==> flow/design.v <==
module TMDS_Encoder (
    input  wire       PixelClk,
    output reg  [9:0] pDataOutRaw,    
    input  wire [7:0] pDataOut,       
    input  wire       pC0,
    input  wire       pC1,
    input  wire       pVde
);
localparam [9:0] kCtlTkn0 = 10'b1101010100;
localparam [9:0] kCtlTkn1 = 10'b0010101011;
localparam [9:0] kCtlTkn2 = 10'b0101010100;
localparam [9:0] kCtlTkn3 = 10'b1010101011;
function [3:0] sum_bits8;
    input [7:0] u;
    integer i;
    begin
        sum_bits8 = 4'd0;
        for (i = 0; i < 8; i = i + 1)
            sum_bits8 = sum_bits8 + {3'b000, u[i]};
    end
endfunction
reg  [7:0] pDataOut_1;
reg  [3:0] n1d_1;
reg        pC0_1, pC1_1, pVde_1;
reg  [8:0] q_m_2;
reg  [3:0] n1q_m_2, n0q_m_2;
reg        pC0_2, pC1_2, pVde_2;
reg  signed [4:0] cnt_t_3;
wire [8:0] q_m_xor_1, q_m_xnor_1, q_m_1;
wire [3:0] n1q_m_1;
always @(posedge PixelClk) begin
    pVde_1     <= pVde;
    n1d_1      <= sum_bits8(pDataOut);
    pDataOut_1 <= pDataOut;
    pC0_1      <= pC0;
    pC1_1      <= pC1;
end
assign q_m_xor_1[0]  = pDataOut_1[0];
assign q_m_xnor_1[0] = pDataOut_1[0];
genvar gi;
generate
    for (gi = 1; gi < 8; gi = gi + 1) begin : encode
        assign q_m_xor_1[gi]  = q_m_xor_1[gi-1] ^ pDataOut_1[gi];
        assign q_m_xnor_1[gi] = ~(q_m_xnor_1[gi-1] ^ pDataOut_1[gi]);
    end
endgenerate
assign q_m_xor_1[8]  = 1'b1;
assign q_m_xnor_1[8] = 1'b0;
assign q_m_1 = (n1d_1 > 4'd4 || (n1d_1 == 4'd4 && pDataOut_1[0] == 1'b0)) ?
               q_m_xnor_1 : q_m_xor_1;
assign n1q_m_1 = sum_bits8(q_m_1[7:0]);
always @(posedge PixelClk) begin
    n1q_m_2 <= n1q_m_1;
    n0q_m_2 <= 4'd8 - n1q_m_1;
    q_m_2   <= q_m_1;
    pC0_2   <= pC0_1;
    pC1_2   <= pC1_1;
    pVde_2  <= pVde_1;
end
wire cond_balanced_2     = (cnt_t_3 == 5'sd0) || (n1q_m_2 == 4'd4);
wire cond_not_balanced_2 = (cnt_t_3 > 5'sd0 && n1q_m_2 > 4'd4) ||
                           (cnt_t_3 < 5'sd0 && n1q_m_2 < 4'd4);
wire [9:0] control_token_2 = (!pC1_2 && !pC0_2) ? kCtlTkn0 :
                             (!pC1_2 &&  pC0_2) ? kCtlTkn1 :
                             ( pC1_2 && !pC0_2) ? kCtlTkn2 :
                                                  kCtlTkn3;
wire [9:0] q_out_2 =
    !pVde_2                            ? control_token_2 :
    (cond_balanced_2 && !q_m_2[8])     ? {~q_m_2[8], q_m_2[8], ~q_m_2[7:0]} :
    (cond_balanced_2 &&  q_m_2[8])     ? {~q_m_2[8], q_m_2[8],  q_m_2[7:0]} :
    cond_not_balanced_2                ? {1'b1,      q_m_2[8], ~q_m_2[7:0]} :
                                         {1'b0,      q_m_2[8],  q_m_2[7:0]};
wire signed [4:0] dc_bias_2 = $signed({1'b0, n0q_m_2}) - $signed({1'b0, n1q_m_2});
wire signed [4:0] cnt_t_2 =
    !pVde_2                        ? 5'sd0 :
    (cond_balanced_2 && !q_m_2[8]) ? cnt_t_3 + dc_bias_2 :
    (cond_balanced_2 &&  q_m_2[8]) ? cnt_t_3 - dc_bias_2 :
    cond_not_balanced_2            ? cnt_t_3 + $signed({3'b000,  q_m_2[8], 1'b0}) + dc_bias_2 :
                                     cnt_t_3 - $signed({3'b000, ~q_m_2[8], 1'b0}) - dc_bias_2;
always @(posedge PixelClk) begin
    cnt_t_3     <= cnt_t_2;
    pDataOutRaw <= q_out_2;    
end
endmodule
module rgb2dvi (
    input  wire        PixelClk,
    input  wire [23:0] vid_pData,
    input  wire        vid_pVDE,
    input  wire        vid_pHSync,
    input  wire        vid_pVSync,
    output wire [9:0]  pDataOutRaw0,    
    output wire [9:0]  pDataOutRaw1,    
    output wire [9:0]  pDataOutRaw2     
);
TMDS_Encoder DataEncoder0 (
    .PixelClk(PixelClk), .pDataOutRaw(pDataOutRaw0),
    .pDataOut(vid_pData[15:8]), .pC0(vid_pHSync), .pC1(vid_pVSync), .pVde(vid_pVDE));
TMDS_Encoder DataEncoder1 (
    .PixelClk(PixelClk), .pDataOutRaw(pDataOutRaw1),
    .pDataOut(vid_pData[7:0]), .pC0(1'b0), .pC1(1'b0), .pVde(vid_pVDE));
TMDS_Encoder DataEncoder2 (
    .PixelClk(PixelClk), .pDataOutRaw(pDataOutRaw2),
    .pDataOut(vid_pData[23:16]), .pC0(1'b0), .pC1(1'b0), .pVde(vid_pVDE));
endmodule
# [Reports on rgb2dvi]
# Tool output for the design above before and after an edit, in the order of the flow.
# Lines under "before" count in the file above, lines under "after" in the edited file.
# "delta" is "after" less "before", of the values as shown; "rel_change_pct" is that difference over "before", in percent.
# Operators: Yosys type, input widths -> output width; for muxes data width and select width s.
# Not given: --
[design] top_module="rgb2dvi" clk_port="PixelClk" lib="sky130hd" pvt_corner="tt_025C_1v80"

# [The edit]
# The edit as a unified diff against the file above.
# The edited RTL no longer does the same as the RTL above: the edit was made by script, with no optimisation intended.
# begin of diff
@@ -61,5 +61,6 @@
 wire cond_not_balanced_2 = (cnt_t_3 > 5'sd0 && n1q_m_2 > 4'd4) ||
                            (cnt_t_3 < 5'sd0 && n1q_m_2 < 4'd4);
-wire [9:0] control_token_2 = (!pC1_2 && !pC0_2) ? kCtlTkn0 :
+reg [9:0] control_token_2;
+always @(posedge PixelClk) control_token_2 <= (!pC1_2 && !pC0_2) ? kCtlTkn0 :
                              (!pC1_2 &&  pC0_2) ? kCtlTkn1 :
                              ( pC1_2 && !pC0_2) ? kCtlTkn2 :
# end of diff

# [Word-level counts]
# Yosys after proc, flatten, opt, wreduce and memory -nomap, before mapping. Enables and synchronous resets that opt folds into registers are not counted as muxes. Memory bits, and registers merged into a memory's read port (data or address), are not among the register bits. Print and check cells are not counted. Equal cells are merged and count once.
[op_classes] item="eq_ne" before=6 after=6 delta=0 rel_change_pct=0.00
[op_classes] item="n_shift" before=0 after=0 delta=0
[op_classes] item="n_mux" before=25 after=24 delta=-1 rel_change_pct=-4.00
[op_classes] item="reduce_logical" before=35 after=35 delta=0 rel_change_pct=0.00
[op_classes] item="add_sub_neg" before=66 after=66 delta=0 rel_change_pct=0.00
[op_classes] item="compare" before=15 after=15 delta=0 rel_change_pct=0.00
[op_classes] item="mul" before=0 after=0 delta=0
[op_classes] item="n_logic" before=69 after=69 delta=0 rel_change_pct=0.00
[op_classes] item="n_div" before=0 after=0 delta=0
[ops] operator="$mux 10" before=13 after=12 delta=-1 rel_change_pct=-7.69
[ops] operator="$xor 1x1->1" before=39 after=39 delta=0 rel_change_pct=0.00
[ops] operator="$add 4x1->4" before=36 after=36 delta=0 rel_change_pct=0.00
[ops] operator="$not 1->1" before=27 after=27 delta=0 rel_change_pct=0.00
[ops] operator="$logic_and 1x1->1" before=18 after=18 delta=0 rel_change_pct=0.00
[ops] operator="$logic_or 1x1->1" before=9 after=9 delta=0 rel_change_pct=0.00
[ops] operator="$mux 5" before=9 after=9 delta=0 rel_change_pct=0.00
[ops] operator="$add 1x1->2" before=6 after=6 delta=0 rel_change_pct=0.00
[ops] operator="$add 5x5->5" before=6 after=6 delta=0 rel_change_pct=0.00
[ops] operator="$eq 4x3->1 const B" before=6 after=6 delta=0 rel_change_pct=0.00
[ops] operator="$gt 4x3->1 const B" before=6 after=6 delta=0 rel_change_pct=0.00
[ops] operator="$sub 5x5->5" before=6 after=6 delta=0 rel_change_pct=0.00
[ops] operator="$logic_not 1->1" before=5 after=5 delta=0 rel_change_pct=0.00
[ops] operator="$add 5x3->5" before=3 after=3 delta=0 rel_change_pct=0.00
[ops] operator="$gt 5x1->1 const B" before=3 after=3 delta=0 rel_change_pct=0.00
[ops] operator="$logic_not 5->1" before=3 after=3 delta=0 rel_change_pct=0.00
[ops] operator="$lt 4x3->1 const B" before=3 after=3 delta=0 rel_change_pct=0.00
[ops] operator="$lt 5x1->1 const B" before=3 after=3 delta=0 rel_change_pct=0.00
[ops] operator="$mux 9" before=3 after=3 delta=0 rel_change_pct=0.00
[ops] operator="$not 8->8" before=3 after=3 delta=0 rel_change_pct=0.00
[ops] operator="$sub 4x4->4 const A" before=3 after=3 delta=0 rel_change_pct=0.00
[ops] operator="$sub 4x4->5" before=3 after=3 delta=0 rel_change_pct=0.00
[ops] operator="$sub 5x3->5" before=3 after=3 delta=0 rel_change_pct=0.00
[word_totals] item="wordCells" before=243 after=243 delta=0 rel_change_pct=0.00
[word_totals] item="ram_bits" before=0 after=0 delta=0
[word_totals] item="output_inout_bits" before=30 after=30 delta=0 rel_change_pct=0.00
[word_totals] item="mem_count" before=0 after=0 delta=0
[word_totals] item="latchBits" before=0 after=0 delta=0
[word_totals] item="register_bits" before=138 after=148 delta=10 rel_change_pct=7.25
[word_totals] item="mem_bits_ro" before=0 after=0 delta=0
[word_totals] item="clocked_rd_ports_x_width" before=0 after=0 delta=0

# [Logic depth]
# Depth = most cells in a row (Yosys ltp): at word level without a register or memory, in the mapped netlist without a sequential cell, where the memories' decode and read muxes count.
[logic_depth] item="ltp_word" before=23 after=23 delta=0 rel_change_pct=0.00
[logic_depth] item="ABC_AREA" before="0" after="0"
[logic_depth] item="depth_mapped" before=14 after=14 delta=0 rel_change_pct=0.00

# [Netlist]
# Source: synth_stat.txt of the flow (Yosys; design flattened, memories mapped). It holds for the ABC_AREA given above (unset counts as 0); a run with the other value may have another netlist.
[by_type] cell="sky130_fd_sc_hd__xnor2_1" before=47 after=60 delta=13 rel_change_pct=27.66
[by_type] cell="sky130_fd_sc_hd__and2_1" before=1 after=12 delta=11 rel_change_pct=1100.00
[by_type] cell="sky130_fd_sc_hd__mux2_2" before=2 after=12 delta=10 rel_change_pct=500.00
[by_type] cell="sky130_fd_sc_hd__nor2_1" before=39 after=31 delta=-8 rel_change_pct=-20.51
[by_type] cell="sky130_fd_sc_hd__xor2_1" before=41 after=34 delta=-7 rel_change_pct=-17.07
[by_type] cell="sky130_fd_sc_hd__inv_1" before=123 after=117 delta=-6 rel_change_pct=-4.88
[by_type] cell="sky130_fd_sc_hd__a21o_1" before=7 after=1 delta=-6 rel_change_pct=-85.71
[by_type] cell="sky130_fd_sc_hd__nand2_1" before=32 after=27 delta=-5 rel_change_pct=-15.62
[by_type] cell="sky130_fd_sc_hd__a21oi_1" before=24 after=28 delta=4 rel_change_pct=16.67
[by_type] cell="sky130_fd_sc_hd__nor3_1" before=12 after=8 delta=-4 rel_change_pct=-33.33
[by_type] cell="sky130_fd_sc_hd__nand3_1" before=5 after=1 delta=-4 rel_change_pct=-80.00
[by_type] cell="sky130_fd_sc_hd__a221oi_1" before=4 after=0 delta=-4 rel_change_pct=-100.00
[by_type] cell="sky130_fd_sc_hd__dfxtp_1" before=135 after=138 delta=3 rel_change_pct=2.22
[by_type] cell="sky130_fd_sc_hd__o21ai_1" before=3 after=0 delta=-3 rel_change_pct=-100.00
[by_type] cell="sky130_fd_sc_hd__o21a_1" before=8 after=10 delta=2 rel_change_pct=25.00
[by_type] cell="sky130_fd_sc_hd__o211ai_1" before=5 after=3 delta=-2 rel_change_pct=-40.00
[by_type] cell="sky130_fd_sc_hd__and3_1" before=4 after=2 delta=-2 rel_change_pct=-50.00
[by_type] cell="sky130_fd_sc_hd__a31oi_1" before=3 after=1 delta=-2 rel_change_pct=-66.67
# Not every row of either side is listed.
[synth_totals] item="cells" before=722 after=715 delta=-7 rel_change_pct=-0.97
[synth_totals] item="buf_cells" before=8 after=8 delta=0 rel_change_pct=0.00
[synth_totals] item="synth_area_mm2" before=0.0073483 after=0.0074734 delta=0.0001251 rel_change_pct=1.70
[synth_totals] item="sequential_area_mm2" before=0.0027026 after=0.0027626 delta=0.0000600 rel_change_pct=2.22
[synth_totals] item="ffs" before=135 after=138 delta=3 rel_change_pct=2.22
# By module: a second synthesis without flattening, with its own total; a netlist apart from the flattened one above.
[unflattened] item="cells_unflattened" before=745 after=733 delta=-12 rel_change_pct=-1.61
[unflattened] item="hier_area_mm2" before=0.00777 after=0.0078037 delta=0.0000337 rel_change_pct=0.43
# Each row is one instance without its submodules.
[by_module_before] mod="TMDS_Encoder" cells=248 instances=3 seq_area_mm2=0.0009809 area_mm2=0.0025887
[by_module_before] mod="rgb2dvi" cells=1 instances=1 seq_area_mm2=0 area_mm2=0.0000038
[by_module_after] mod="TMDS_Encoder" cells=244 instances=3 seq_area_mm2=0.001041 area_mm2=0.0026
[by_module_after] mod="rgb2dvi" cells=1 instances=1 seq_area_mm2=0 area_mm2=0.0000038

# [Timing after synthesis]
# Path of least setup slack by OpenSTA after synthesis, without wires, with an ideal clock, recovery checks aside; 20% of the period is set as input and as output delay. Where synthesis merged equal registers, the netlist keeps one of their names.
[synth_path] item="path_kind" before="reg2reg" after="reg2reg"
[synth_path] item="startpoint" before="reg DataEncoder1.pDataOut_1[0]" after="reg DataEncoder0.pDataOut_1[0]"
[synth_path] item="endpoint" before="reg DataEncoder1.n0q_m_2[3]" after="reg DataEncoder0.n0q_m_2[3]"
[synth_path] item="t_arrival_ps" before=3730 after=3700 delta=-30 rel_change_pct=-0.80
[synth_path] item="path_slack_ps" before=199 after=228 delta=29
[synth_path] item="tclk_ps" before=4000 after=4000 delta=0 rel_change_pct=0.00
[synth_path] item="setup_time_ps" before=72 after=72 delta=0
[synth_path] item="path_buffers" before=0 after=0 delta=0
[synth_path] item="required_time_ps" before=3928 after=3928 delta=0 rel_change_pct=0.00
[synth_path] item="delay_ps" before=3802 after=3772 delta=-30 rel_change_pct=-0.79
[synth_path] item="driving_pins" before=13 after=13 delta=0 rel_change_pct=0.00
[synth_path] item="synth_period_reached_ps" before=3801 after=3772 delta=-29 rel_change_pct=-0.76
# "delay_ps" is the arrival time less input delay plus setup time.
# "driving_pins": output pins that drive a net of the path, with the launching flip-flop's if there is one; two outputs of one cell count as two.
# "synth_period_reached_ps" = period - worst setup slack (recovery checks aside). The figure is calculated, with input and output delays left at 20% of the set period.
[synth_via_before] cell_sequence="sky130_fd_sc_hd__dfxtp_1 > sky130_fd_sc_hd__nand2_1 > sky130_fd_sc_hd__a21oi_1 > sky130_fd_sc_hd__xnor2_1 > sky130_fd_sc_hd__ha_1 > sky130_fd_sc_hd__fa_1 > sky130_fd_sc_hd__inv_1 > sky130_fd_sc_hd__fa_1 > sky130_fd_sc_hd__fa_1 > sky130_fd_sc_hd__fa_1 > sky130_fd_sc_hd__inv_1 > sky130_fd_sc_hd__nor3_1 > sky130_fd_sc_hd__xor2_1" cone_cells=32 cone_classes="add/sub: 8; mux: 1; logic: 21; reduce/logical: 2"
[synth_rtl_before] item="start: declaration" line=22 rtl="reg  [7:0] pDataOut_1;"
[synth_rtl_before] item="start: assignment" line=34 rtl="pDataOut_1 <= pDataOut;"
[synth_rtl_before] item="end: assignment" line=54 rtl="n0q_m_2 <= 4'd8 - n1q_m_1;"
[synth_rtl_before] item="end: declaration" line=26 rtl="reg  [3:0] n1q_m_2, n0q_m_2;"
# before: Chain of elaborated cells between the ends: none given.
[synth_via_after] cell_sequence="sky130_fd_sc_hd__dfxtp_1 > sky130_fd_sc_hd__nand2_1 > sky130_fd_sc_hd__a21oi_1 > sky130_fd_sc_hd__xnor2_1 > sky130_fd_sc_hd__ha_1 > sky130_fd_sc_hd__fa_1 > sky130_fd_sc_hd__inv_1 > sky130_fd_sc_hd__fa_1 > sky130_fd_sc_hd__fa_1 > sky130_fd_sc_hd__fa_1 > sky130_fd_sc_hd__inv_1 > sky130_fd_sc_hd__nor3_1 > sky130_fd_sc_hd__xor2_1" cone_cells=32 cone_classes="add/sub: 8; mux: 1; logic: 21; reduce/logical: 2"
[synth_rtl_after] item="start: declaration" line=22 rtl="reg  [7:0] pDataOut_1;"
[synth_rtl_after] item="start: assignment" line=34 rtl="pDataOut_1 <= pDataOut;"
[synth_rtl_after] item="end: assignment" line=54 rtl="n0q_m_2 <= 4'd8 - n1q_m_1;"
[synth_rtl_after] item="end: declaration" line=26 rtl="reg  [3:0] n1q_m_2, n0q_m_2;"
# after: Chain of elaborated cells between the ends: none given.

# [Worst path after layout]
# From the final timing report of the runs of set A: the path of least setup slack in the routed layout; clock arrival at registers is part of the times.
# The report prints the path's times to 10 ps; the period is as set.
[layout_path] item="path_kind" before="reg2reg" after="reg2reg"
[layout_path] item="startpoint" before="reg DataEncoder0.pDataOut_1[1]" after="reg DataEncoder0.pDataOut_1[0]"
[layout_path] item="endpoint" before="reg DataEncoder0.n0q_m_2[3]" after="reg DataEncoder0.n0q_m_2[3]"
[layout_path] item="t_arrival_ps" before=3950 after=4040 delta=90 rel_change_pct=2.28
[layout_path] item="path_buffers" before=0 after=1 delta=1
[layout_path] item="setup_time_ps" before=70 after=70 delta=0
[layout_path] item="tclk_ps" before=3800 after=3800 delta=0 rel_change_pct=0.00
[layout_path] item="driving_pins" before=13 after=13 delta=0 rel_change_pct=0.00
[layout_path] item="path_slack_ps" before=190 after=100 delta=-90
[layout_path] item="required_time_ps" before=4130 after=4140 delta=10 rel_change_pct=0.24
[layout_via_before] cell_sequence="sky130_fd_sc_hd__dfxtp_1 > sky130_fd_sc_hd__xor2_4 > sky130_fd_sc_hd__xor2_2 > sky130_fd_sc_hd__xnor2_2 > sky130_fd_sc_hd__xnor2_1 > sky130_fd_sc_hd__fa_1 > sky130_fd_sc_hd__inv_1 > sky130_fd_sc_hd__fa_1 > sky130_fd_sc_hd__fa_2 > sky130_fd_sc_hd__fa_1 > sky130_fd_sc_hd__inv_1 > sky130_fd_sc_hd__nor3_2 > sky130_fd_sc_hd__xor2_1" cone_cells=29 cone_classes="add/sub: 8; mux: 1; logic: 20"
[layout_rtl_before] item="start: declaration" line=22 rtl="reg  [7:0] pDataOut_1;"
[layout_rtl_before] item="start: assignment" line=34 rtl="pDataOut_1 <= pDataOut;"
[layout_rtl_before] item="end: assignment" line=54 rtl="n0q_m_2 <= 4'd8 - n1q_m_1;"
[layout_rtl_before] item="end: declaration" line=26 rtl="reg  [3:0] n1q_m_2, n0q_m_2;"
# before: Chain of elaborated cells between the ends: none given.
[layout_via_after] cell_sequence="sky130_fd_sc_hd__dfxtp_4 > sky130_fd_sc_hd__xor2_4 > sky130_fd_sc_hd__buf_4 > sky130_fd_sc_hd__xnor2_2 > sky130_fd_sc_hd__ha_1 > sky130_fd_sc_hd__fa_1 > sky130_fd_sc_hd__inv_1 > sky130_fd_sc_hd__fa_1 > sky130_fd_sc_hd__fa_2 > sky130_fd_sc_hd__fa_1 > sky130_fd_sc_hd__inv_1 > sky130_fd_sc_hd__nor3_2 > sky130_fd_sc_hd__xor2_1" cone_cells=32 cone_classes="add/sub: 8; mux: 1; logic: 21; reduce/logical: 2"
[layout_rtl_after] item="start: declaration" line=22 rtl="reg  [7:0] pDataOut_1;"
[layout_rtl_after] item="start: assignment" line=34 rtl="pDataOut_1 <= pDataOut;"
[layout_rtl_after] item="end: assignment" line=54 rtl="n0q_m_2 <= 4'd8 - n1q_m_1;"
[layout_rtl_after] item="end: declaration" line=26 rtl="reg  [3:0] n1q_m_2, n0q_m_2;"
# after: Chain of elaborated cells between the ends: none given.

# [Flow runs]
# Runs of the flow (Yosys, OpenROAD) on both versions; the two runs of a pair have the same settings. The constraints put input and output delay at 20% of the set period each and load the outputs with 0.01 pF.
[settings_set_A] CORE_UTILIZATION=40 period_ns=3.8 CAP_MARGIN=20 CORE_MARGIN=2 SLEW_MARGIN=20
[results_set_A] item="ys_area_mm2" before=0.0073483 after=0.0074734 delta=0.0001251 rel_change_pct=1.70
[results_set_A] item="final_cell_area_mm2" before=0.0089611 after=0.0091175 delta=0.0001564 rel_change_pct=1.75
[results_set_A] item="tns_setup_ps" before=0 after=0 delta=0
[results_set_A] item="worstSetupSlack_ps" before=187 after=101 delta=-86
[results_set_A] item="design_die_area_mm2" before=0.0194714 after=0.0197923 delta=0.0003209 rel_change_pct=1.65
[results_set_A] item="final_util_pct" before=49.7 after=50.2 delta=0.5
[settings_set_B] CELL_PAD_IN_SITES_GLOBAL_PLACEMENT=3 CORE_UTILIZATION=33 CTS_CLUSTER_DIAMETER=133 MAX_ROUTING_LAYER="met4" MIN_ROUTING_LAYER="met2" PLACE_DENSITY_LB_ADDON=0.01 SETUP_SLACK_MARGIN=0.82 SLEW_MARGIN=30 period_ns=3.31 CAP_MARGIN=20 CORE_MARGIN=2
[results_set_B] item="ys_area_mm2" before=0.0073483 after=0.0074734 delta=0.0001251 rel_change_pct=1.70
[results_set_B] item="final_cell_area_mm2" before=0.0102236 after=0.0104688 delta=0.0002452 rel_change_pct=2.40
[results_set_B] item="tns_setup_ps" before=-1105 after=-1650 delta=-545
[results_set_B] item="worstSetupSlack_ps" before=-174 after=-323 delta=-149
[results_set_B] item="design_die_area_mm2" before=0.0234779 after=0.0238672 delta=0.0003893 rel_change_pct=1.66
[results_set_B] item="final_util_pct" before=46.8 after=46.7 delta=-0.1
